==> flow/design.v <==
package cordic_pkg;
    localparam int XY_W = 16;
    localparam int ANGLE_W = 32;
    localparam int MAX_ITER = 32;  
    localparam logic signed [31:0] ANG_PI = 32'sh8000_0000;
    localparam logic signed [31:0] ANG_PI_2 = 32'sh4000_0000;
    localparam logic signed [15:0] KINV_Q15 = 16'sd19898;  
    localparam int KINV_SHIFT = 15;
    localparam real PI = 3.14159265358979323846;
    function automatic logic signed [MAX_ITER-1:0] atan_lut(input int unsigned idx);
        case (idx)
          0: atan_lut = 32'sh2000_0000;
          1: atan_lut = 32'sh12E4_051D;
          2: atan_lut = 32'sh09FB_385B;
          3: atan_lut = 32'sh0511_11D4;
          4: atan_lut = 32'sh028B_0D43;
          5: atan_lut = 32'sh0145_77E1;
          6: atan_lut = 32'sh00A2_EC1E;
          7: atan_lut = 32'sh0051_F155;
          8: atan_lut = 32'sh0028_F953;
          9: atan_lut = 32'sh0014_7E6E;
          10: atan_lut = 32'sh000A_7CC8;
          11: atan_lut = 32'sh0005_3E64;
          12: atan_lut = 32'sh0002_9F32;
          13: atan_lut = 32'sh0001_4F99;
          14: atan_lut = 32'sh0000_A7CC;
          15: atan_lut = 32'sh0000_53E6;
          default: atan_lut = 32'sd0;
        endcase
    endfunction
endpackage
module cordic_stage #(
    parameter int XYI = 19,
    parameter int ANGLE_W = 32,
    parameter int I = 0,
    parameter logic MODE = 1'b0  
)(
    input logic clk,
    input logic rst_n,
    input logic ce,
    input logic signed [XYI:0] x_in,
    input logic signed [XYI:0] y_in,
    input logic signed [ANGLE_W-1:0] z_in,
    output logic signed [XYI:0] x_out,
    output logic signed [XYI:0] y_out,
    output logic signed [ANGLE_W-1:0] z_out
);
    typedef enum logic {MODE_ROT = 1'b0, MODE_VEC = 1'b1} cordic_mode_e;
    logic signed [XYI:0] x_shr;
    logic signed [XYI:0] y_shr;
    logic signed [ANGLE_W-1:0] atan_i;
    logic dir;
    always_comb begin
        x_shr = x_in >>> I;
        y_shr = y_in >>> I;
        atan_i = $signed(cordic_pkg::atan_lut(I));
        dir = (MODE == MODE_ROT) ? z_in[ANGLE_W-1] : y_in[XYI];
    end
    always_ff @(posedge clk or negedge rst_n) begin
        if (!rst_n) begin
            x_out <= '0;
            y_out <= '0;
            z_out <= '0;
        end else if (ce) begin
            if (MODE == MODE_ROT) begin
                x_out <= dir ? (x_in + y_shr) : (x_in - y_shr);
                y_out <= dir ? (y_in - x_shr) : (y_in + x_shr);
                z_out <= dir ? (z_in + atan_i) : (z_in - atan_i);
            end else begin
                x_out <= dir ? (x_in - y_shr) : (x_in + y_shr);
                y_out <= dir ? (y_in + x_shr) : (y_in - x_shr);
                z_out <= dir ? (z_in - atan_i) : (z_in + atan_i);
            end
        end
      end
endmodule
module cordic_preproc #(
  parameter int XY_W = 16,
  parameter int XYI = 19,
  parameter int ANGLE_W = 32
)(
  input logic clk,
  input logic rst_n,
  input logic ce,
  input logic load,
  input logic signed [XY_W-1:0] x_in,
  input logic signed [XY_W-1:0] y_in,
  input logic [ANGLE_W-1:0] angle_in,
  output logic signed [XYI:0] x0,
  output logic signed [XYI:0] y0,
  output logic signed [ANGLE_W-1:0] z0
);
  logic signed [ANGLE_W-1:0] ang_s;
  logic [1:0] quadrant;
  logic signed [XYI:0] x_ext, y_ext;
  always_comb begin
    ang_s = $signed(angle_in);
    quadrant = ang_s[ANGLE_W-1 -: 2];
    x_ext = {{(XYI-XY_W+1){x_in[XY_W-1]}}, x_in};
    y_ext = {{(XYI-XY_W+1){y_in[XY_W-1]}}, y_in};
  end
  always_ff @(posedge clk or negedge rst_n) begin
    if (!rst_n) begin
      x0 <= '0;
      y0 <= '0;
      z0 <= '0;
    end else if (ce) begin
      if (load) begin
        unique case (quadrant)
          2'b00, 2'b11: begin
            x0 <= x_ext;
            y0 <= y_ext;
            z0 <= ang_s;
          end
          2'b01: begin
            x0 <= -y_ext;
            y0 <= x_ext;
            z0 <= ang_s - $signed(cordic_pkg::ANG_PI_2);
          end
          2'b10: begin
            x0 <= y_ext;
            y0 <= -x_ext;
            z0 <= ang_s + $signed(cordic_pkg::ANG_PI_2);
          end
        endcase
      end
    end
  end
endmodule
module cordic_rotator #(
    parameter int XY_W = 16,
    parameter int ANGLE_W = 32,
    parameter int ITER = 16,
    parameter int GUARD = 3,
    parameter int GAIN_COMP = 0
)(
    input logic clk,
    input logic rst_n,
    input logic in_valid,
    output logic in_ready,
    input logic signed [XY_W-1:0] x_start,
    input logic signed [XY_W-1:0] y_start,
    input logic signed [ANGLE_W-1:0] angle,
    output logic out_valid,
    input logic out_ready,
    output logic signed [XY_W-1:0] cosine,
    output logic signed [XY_W-1:0] sine
);
    logic stall;
    logic accept;
    assign stall = out_valid && !out_ready;
    assign in_ready = !stall;
    assign accept = in_valid && in_ready;
    logic [ITER:0] vld;
    always_ff @(posedge clk or negedge rst_n) begin
        if (!rst_n) begin
            vld <= '0;
        end else if (!stall) begin
            vld <= {vld[ITER-1:0], accept};
        end
    end
    assign out_valid = vld[ITER];
    localparam int XYI = XY_W + GUARD;
    logic signed [XYI:0] x0;
    logic signed [XYI:0] y0;
    logic signed [ANGLE_W-1:0] z0;
    cordic_preproc #(
        .XY_W(XY_W),
        .XYI(XYI),
        .ANGLE_W(ANGLE_W)
    ) u_preproc (
        .clk(clk),
        .rst_n(rst_n),
        .ce(!stall),
        .load(accept),
        .x_in(x_start),
        .y_in(y_start),
        .angle_in(angle),
        .x0(x0),
        .y0(y0),
        .z0(z0)
    );
    logic signed [XYI:0] x_pipe [0:ITER];
    logic signed [XYI:0] y_pipe [0:ITER];
    logic signed [ANGLE_W-1:0] z_pipe [0:ITER];
    assign x_pipe[0] = x0;
    assign y_pipe[0] = y0;
    assign z_pipe[0] = z0;
    genvar i;
    generate
        for (i = 0; i < ITER; i++) begin : STG
            cordic_stage #(
                .XYI(XYI),
                .ANGLE_W(ANGLE_W),
                .I(i),
                .MODE(1'b0) 
            ) u_stage (
                .clk(clk),
                .rst_n(rst_n),
                .ce(!stall),
                .x_in(x_pipe[i]),
                .y_in(y_pipe[i]),
                .z_in(z_pipe[i]),
                .x_out(x_pipe[i+1]),
                .y_out(y_pipe[i+1]),
                .z_out(z_pipe[i+1])
            );
         end
    endgenerate
    logic signed [XYI:0] cos_raw, sin_raw;
    assign cos_raw = x_pipe[ITER];
    assign sin_raw = y_pipe[ITER];
    localparam int MULT_W = (XYI+1) + 16;
    logic signed [MULT_W-1:0] cos_prod, sin_prod;
    logic signed [XYI:0] cos_sc, sin_sc;
    always_comb begin
        cos_prod = $signed(cos_raw) * $signed(cordic_pkg::KINV_Q15);
        sin_prod = $signed(sin_raw) * $signed(cordic_pkg::KINV_Q15);
        cos_sc = $signed(cos_prod >>> cordic_pkg::KINV_SHIFT);
        sin_sc = $signed(sin_prod >>> cordic_pkg::KINV_SHIFT);
    end
    logic signed [XYI:0] cos_sel, sin_sel;
    always_comb begin
      if (GAIN_COMP) begin
        cos_sel = cos_sc;
        sin_sel = sin_sc;
      end else begin
        cos_sel = cos_raw;
        sin_sel = sin_raw;
      end
    end
    assign cosine = cos_sel[XY_W-1:0];
    assign sine = sin_sel[XY_W-1:0];
endmodule
module cordic_rot_top (
    input logic clk,
    input logic rst_n,
    input logic in_valid,
    output logic in_ready,
    input logic signed [15:0] x_start,
    input logic signed [15:0] y_start,
    input logic signed [31:0] angle,
    output logic out_valid,
    input logic out_ready,
    output logic signed [15:0] cosine,
    output logic signed [15:0] sine
);
    cordic_rotator #(
        .XY_W(16),
        .ANGLE_W(32),
        .ITER(16),
        .GUARD(3),
        .GAIN_COMP(1)
    ) u_rot (
        .clk(clk),
        .rst_n(rst_n),
        .in_valid(in_valid),
        .in_ready(in_ready),
        .x_start(x_start),
        .y_start(y_start),
        .angle(angle),
        .out_valid(out_valid),
        .out_ready(out_ready),
        .cosine(cosine),
        .sine(sine)
    );
endmodule
-- From RTL to reports: cordic_rot_top
The steps from the RTL of cordic_rot_top to its reports follow in flow order.
Line numbers count from 1 in the design file above.
The mark n/a stands for no value.
- design top: cordic_rot_top
- clock input: clk
- cell library: sky130hd
- corner: tt_025C_1v80

-- After elaboration
Source: Yosys, flattened and elaborated. Widths are those after wreduce. Registers that Yosys merges into a memory's read port (data or address) are not register bits. Print and check cells do not count. Equal cells are merged and count once.
- noted output and inout port bits: 34
- noted register bits after elaboration: 1209
- input port bits: 68
- noted elaborated cells: 211
- $mul at 2
- bitwise operators: 1
- noted reduce/logical cells: 7
- equal/unequal tests at 3
- add/sub/neg operators at 97
- multiplexer cells: 50
- operators by type and width (cell ; number):
    multiplier 20 x 15 -> 30 bit with constant B ; 2
    2-to-1 mux 20 bit ; 32
    2-to-1 mux 32 bit ; 15
    parallel mux 20 bit (select 3 bit) ; 2
    parallel mux 32 bit (select 3 bit) ; 1
    negation 16 -> 20 bit ; 2
    adder 20 x 10 -> 20 bit ; 2
    subtractor 20 x 10 -> 20 bit ; 2
    adder 20 x 11 -> 20 bit ; 2
    subtractor 20 x 11 -> 20 bit ; 2
    adder 20 x 12 -> 20 bit ; 2
    subtractor 20 x 12 -> 20 bit ; 2
    adder 20 x 13 -> 20 bit ; 2
    subtractor 20 x 13 -> 20 bit ; 2
    adder 20 x 14 -> 20 bit ; 2
    subtractor 20 x 14 -> 20 bit ; 2
    adder 20 x 15 -> 20 bit ; 2
    subtractor 20 x 15 -> 20 bit ; 2
    adder 20 x 16 -> 20 bit ; 2
    subtractor 20 x 16 -> 20 bit ; 2
    adder 20 x 17 -> 20 bit ; 2
    subtractor 20 x 17 -> 20 bit ; 2
    adder 20 x 18 -> 20 bit ; 2
    subtractor 20 x 18 -> 20 bit ; 2
    adder 20 x 19 -> 20 bit ; 2
    subtractor 20 x 19 -> 20 bit ; 2
    subtractor 20 bit ; 2
    adder 20 x 5 -> 20 bit ; 2
Other operator kinds: 50; their cells: 62.

-- Longest topological paths
Longest topological path by Yosys (ltp), each cell counted once; first at word level (registers and memories cut), then after technology mapping (sequential cells cut; the memories' decode and read muxes count).
- word-level depth at 5
- ABC_AREA: 0
- gate-level depth with buffers: 23
- mapped depth without buffers: 23

-- Synthesis result
Source: synth_stat.txt of the flow (Yosys; design flattened, memories mapped). It holds for the ABC_AREA given above (unset counts as 0); a run with the other value may have another netlist.
- noted standard cells after synthesis: 12675
- mapped flip-flops: 1175
- noted buffer cells: 371
- mapped area: 106246.9 µm²
- sequential part of the area at 29403.2 µm²
- cell types (cell ; number ; total area (µm²)):
    sky130_fd_sc_hd__dfrtp_1 ; 1175 ; 29403.2
    sky130_fd_sc_hd__ha_1 ; 1362 ; 1.7E+04
    sky130_fd_sc_hd__a21oi_1 ; 1421 ; 7.11E+03
    sky130_fd_sc_hd__xnor2_1 ; 709 ; 6.21E+03
    sky130_fd_sc_hd__fa_1 ; 256 ; 5.12E+03
    sky130_fd_sc_hd__nand2_1 ; 1311 ; 4920.97
    sky130_fd_sc_hd__o21ai_0 ; 911 ; 4.56E+03
    sky130_fd_sc_hd__nor2_1 ; 1210 ; 4.54E+03
    sky130_fd_sc_hd__xor2_1 ; 509 ; 4.46E+03
    sky130_fd_sc_hd__inv_1 ; 815 ; 3.06E+03
    sky130_fd_sc_hd__a21o_1 ; 336 ; 2.52E+03
    sky130_fd_sc_hd__nor3_1 ; 303 ; 1.52E+03
    sky130_fd_sc_hd__clkbuf_1 ; 341 ; 1.28E+03
    sky130_fd_sc_hd__nand2b_1 ; 176 ; 1.1E+03
    sky130_fd_sc_hd__o21bai_1 ; 134 ; 1.01E+03
    sky130_fd_sc_hd__o21a_1 ; 127 ; 953.414
    sky130_fd_sc_hd__o31ai_1 ; 118 ; 885.85
    sky130_fd_sc_hd__nand3_1 ; 165 ; 825.792
Not listed: further types 72, cells in them 1296.
By module: a second synthesis without flattening, with its own total; a netlist apart from the flattened one above.
- cells (unflattened synthesis): 13904
- area (unflattened synthesis) at 122764.0 µm²
Rows give one instance, submodules left out.
- by module (module ; cells ; area (µm²) ; times used):
    cordic_rotator ; 1154 ; 11464.7 ; 1
    cordic_stage ; 837 ; 7128.1 ; 1
    cordic_stage ; 827 ; 7084.3 ; 1
    cordic_stage ; 809 ; 7045.5 ; 1
    cordic_stage ; 809 ; 7006.7 ; 1
    cordic_stage ; 810 ; 6934.2 ; 1
    cordic_stage ; 827 ; 6874.1 ; 1
    cordic_stage ; 790 ; 6804.0 ; 1
    cordic_stage ; 770 ; 6780.3 ; 1
    cordic_stage ; 783 ; 6761.5 ; 1
    cordic_stage ; 744 ; 6723.9 ; 1
    cordic_stage ; 784 ; 6691.4 ; 1
    cordic_stage ; 749 ; 6607.6 ; 1
    cordic_stage ; 713 ; 6471.2 ; 1
Modules not listed: 5.

-- Timing after synthesis
Source: OpenSTA report_checks on the synthesized netlist (no wires, ideal clock, input and output delay 20% of the period each), path of least setup slack; recovery checks are left aside. Register names are those of the netlist, which keeps one name where synthesis merged equal registers.
- path kind: register -> output
- start: register u_rot.STG[15].u_stage.x_out[5]
- end: output cosine[15]
- path buffers at 0
- required time at 6.800 ns
- delay of the path: 5.810 ns
- launch time at the first pin at 0.000 ns
- noted arrival: 5.810 ns
- stages: 24
- noted setup slack: 0.990 ns
- clock period at 8.5 ns
- noted period reached after synthesis: 7.51 ns
"delay of the path" is the arrival time less input delay plus setup time.
A path that ends at an output port has no setup time.
"stages" counts driving pins, that of a launching flip-flop among them; a cell with two outputs on the path counts twice.
"period reached after synthesis" is the clock period less the worst setup slack; recovery checks do not enter. This is arithmetic on one report: input and output delays are still those of the set period (20% each).
The rows between start and end are the longest chain of elaborated cells between them; the timing report does not say that the signal goes this way. Where chains are equally long, one stands for them.
Each line given opens the expression or statement behind the cell; cells for indexed reads and writes are added by Yosys, which also makes memories of some case tables.
At most two assigning lines are given for a register; there are more.
- path through: sky130_fd_sc_hd__dfrtp_1 -> sky130_fd_sc_hd__ha_1 -> sky130_fd_sc_hd__xor2_1 -> sky130_fd_sc_hd__ha_1 -> sky130_fd_sc_hd__a21oi_1 -> sky130_fd_sc_hd__fa_1 -> sky130_fd_sc_hd__fa_1 -> sky130_fd_sc_hd__inv_1 -> sky130_fd_sc_hd__fa_1 -> sky130_fd_sc_hd__inv_1 -> sky130_fd_sc_hd__fa_1 -> sky130_fd_sc_hd__inv_1 -> sky130_fd_sc_hd__ha_1 -> sky130_fd_sc_hd__a21o_1 -> sky130_fd_sc_hd__a21o_1 -> sky130_fd_sc_hd__a21oi_1 -> sky130_fd_sc_hd__o21ai_0 -> sky130_fd_sc_hd__inv_1 -> sky130_fd_sc_hd__a21oi_1 -> sky130_fd_sc_hd__o41ai_1 -> sky130_fd_sc_hd__o211ai_1 -> sky130_fd_sc_hd__o41ai_1 -> sky130_fd_sc_hd__o21ba_2 -> sky130_fd_sc_hd__xnor2_1
- length of the longest elaborated chain at 1
- elaborated cells between the ends (all ways) at 1
- classes of those cells: 1 x mul
- ends and longest elaborated chain, after synthesis (element ; line ; RTL):
    start, declared ; 44 ; output logic signed [XYI:0] x_out,
    start, assigned ; 66 ; x_out <= dir ? (x_in + y_shr) : (x_in - y_shr);
    start, assigned ; 70 ; x_out <= dir ? (x_in - y_shr) : (x_in + y_shr);
    multiplier 20 x 15 -> 30 bit ; 217 ; cos_prod = $signed(cos_raw) * $signed(cordic_pkg::KINV_Q15);
    end, declared ; 245 ; output logic signed [15:0] cosine,

-- Worst path after layout
From the final timing report of run 1: the path of least setup slack in the routed layout; clock arrival at registers is part of the times.
- path kind: register -> output
- start: register u_rot.STG[15].u_stage.x_out[8]
- end: output cosine[15]
- noted arrival: 6.75 ns
- launch time at the first pin at 0.80 ns
- required time at 6.71 ns
- stages: 28
- path buffers at 5
- noted setup slack: -0.03 ns
- clock period at 8.39 ns
The rows between start and end are the longest chain of elaborated cells between them; the timing report does not say that the signal goes this way. Where chains are equally long, one stands for them.
At most two assigning lines are given for a register; there are more.
- path through: sky130_fd_sc_hd__dfrtp_2 -> sky130_fd_sc_hd__buf_6 -> sky130_fd_sc_hd__ha_4 -> sky130_fd_sc_hd__xor2_2 -> sky130_fd_sc_hd__ha_1 -> sky130_fd_sc_hd__inv_2 -> sky130_fd_sc_hd__fa_1 -> sky130_fd_sc_hd__inv_1 -> sky130_fd_sc_hd__fa_1 -> sky130_fd_sc_hd__fa_1 -> sky130_fd_sc_hd__inv_2 -> sky130_fd_sc_hd__fa_1 -> sky130_fd_sc_hd__inv_2 -> sky130_fd_sc_hd__ha_4 -> sky130_fd_sc_hd__a21o_1 -> sky130_fd_sc_hd__a21oi_2 -> sky130_fd_sc_hd__o21ai_2 -> sky130_fd_sc_hd__inv_2 -> sky130_fd_sc_hd__a21oi_4 -> sky130_fd_sc_hd__o41ai_2 -> sky130_fd_sc_hd__buf_4 -> sky130_fd_sc_hd__o211ai_1 -> sky130_fd_sc_hd__o41ai_2 -> sky130_fd_sc_hd__buf_4 -> sky130_fd_sc_hd__buf_4 -> sky130_fd_sc_hd__o21ba_4 -> sky130_fd_sc_hd__xnor2_2 -> sky130_fd_sc_hd__buf_2
- length of the longest elaborated chain at 1
- elaborated cells between the ends (all ways) at 1
- classes of those cells: 1 x mul
- ends and longest elaborated chain, post-layout (element ; line ; RTL):
    start, declared ; 44 ; output logic signed [XYI:0] x_out,
    start, assigned ; 66 ; x_out <= dir ? (x_in + y_shr) : (x_in - y_shr);
    start, assigned ; 70 ; x_out <= dir ? (x_in - y_shr) : (x_in + y_shr);
    multiplier 20 x 15 -> 30 bit ; 217 ; cos_prod = $signed(cos_raw) * $signed(cordic_pkg::KINV_Q15);
    end, declared ; 245 ; output logic signed [15:0] cosine,

Data sheet: physical implementation of cordic_rot_top

cordic_rot_top through Yosys and OpenROAD on sky130hd: 4 stored runs, unordered, with their settings and measured results. The constraints put input and output delay at 20% of the set period each and load the outputs with 0.01 pF.
"achieved period" means the clock period less the worst setup slack. The figure is calculated, with input and output delays left at 20% of the set period.

Run 1
Settings were CORE_UTILIZATION = 63; period_ns = 8.39; CAP_MARGIN = 20; CORE_MARGIN = 2; SLEW_MARGIN = 20
- noted the mapped cell area after synthesis: 106246.9 µm²
- noted the overall die area: 171947.0 µm²
- utilization after routing at 69.0 %
- setup slack of the critical path at -0.034 ns
- total negative slack: -0.034 ns
- achieved period at 8.424 ns

Run 2
Settings were ABC_AREA = 1; CORE_ASPECT_RATIO = 2.0; CTS_CLUSTER_DIAMETER = 68; GPL_ROUTABILITY_DRIVEN = 0; GPL_TIMING_DRIVEN = 0; MAX_ROUTING_LAYER = met5; SETUP_SLACK_MARGIN = 2.25; SLEW_MARGIN = 30; period_ns = 8.5; CAP_MARGIN = 20; CORE_MARGIN = 2; CORE_UTILIZATION = 40
- noted the mapped cell area after synthesis: 125046.2 µm²
- noted the overall die area: 317373.0 µm²
- utilization after routing at 45.0 %
- setup slack of the critical path at 0.867 ns
- total negative slack: 0.000 ns
- achieved period at 7.633 ns

Run 3
Settings were ABC_AREA = 1; CORE_ASPECT_RATIO = 0.61; CTS_CLUSTER_DIAMETER = 68; GPL_TIMING_DRIVEN = 0; MAX_ROUTING_LAYER = met4; SLEW_MARGIN = 30; period_ns = 8.5; CAP_MARGIN = 20; CORE_MARGIN = 2; CORE_UTILIZATION = 40
- noted the mapped cell area after synthesis: 125046.2 µm²
- noted the overall die area: 317240.0 µm²
- utilization after routing at 44.2 %
- setup slack of the critical path at 0.232 ns
- total negative slack: 0.000 ns
- achieved period at 8.268 ns

Run 4
Settings were CELL_PAD_IN_SITES_GLOBAL_PLACEMENT = 1; CTS_CLUSTER_DIAMETER = 50; MAX_ROUTING_LAYER = met4; MIN_ROUTING_LAYER = met2; PLACE_DENSITY_LB_ADDON = 0.13; SETUP_SLACK_MARGIN = -0.36; period_ns = 8.86; CAP_MARGIN = 20; CORE_MARGIN = 2; CORE_UTILIZATION = 40; SLEW_MARGIN = 20
- noted the mapped cell area after synthesis: 106246.9 µm²
- noted the overall die area: 269756.0 µm²
- utilization after routing at 44.9 %
- setup slack of the critical path at -0.047 ns
- total negative slack: -0.132 ns
- achieved period at 8.907 ns
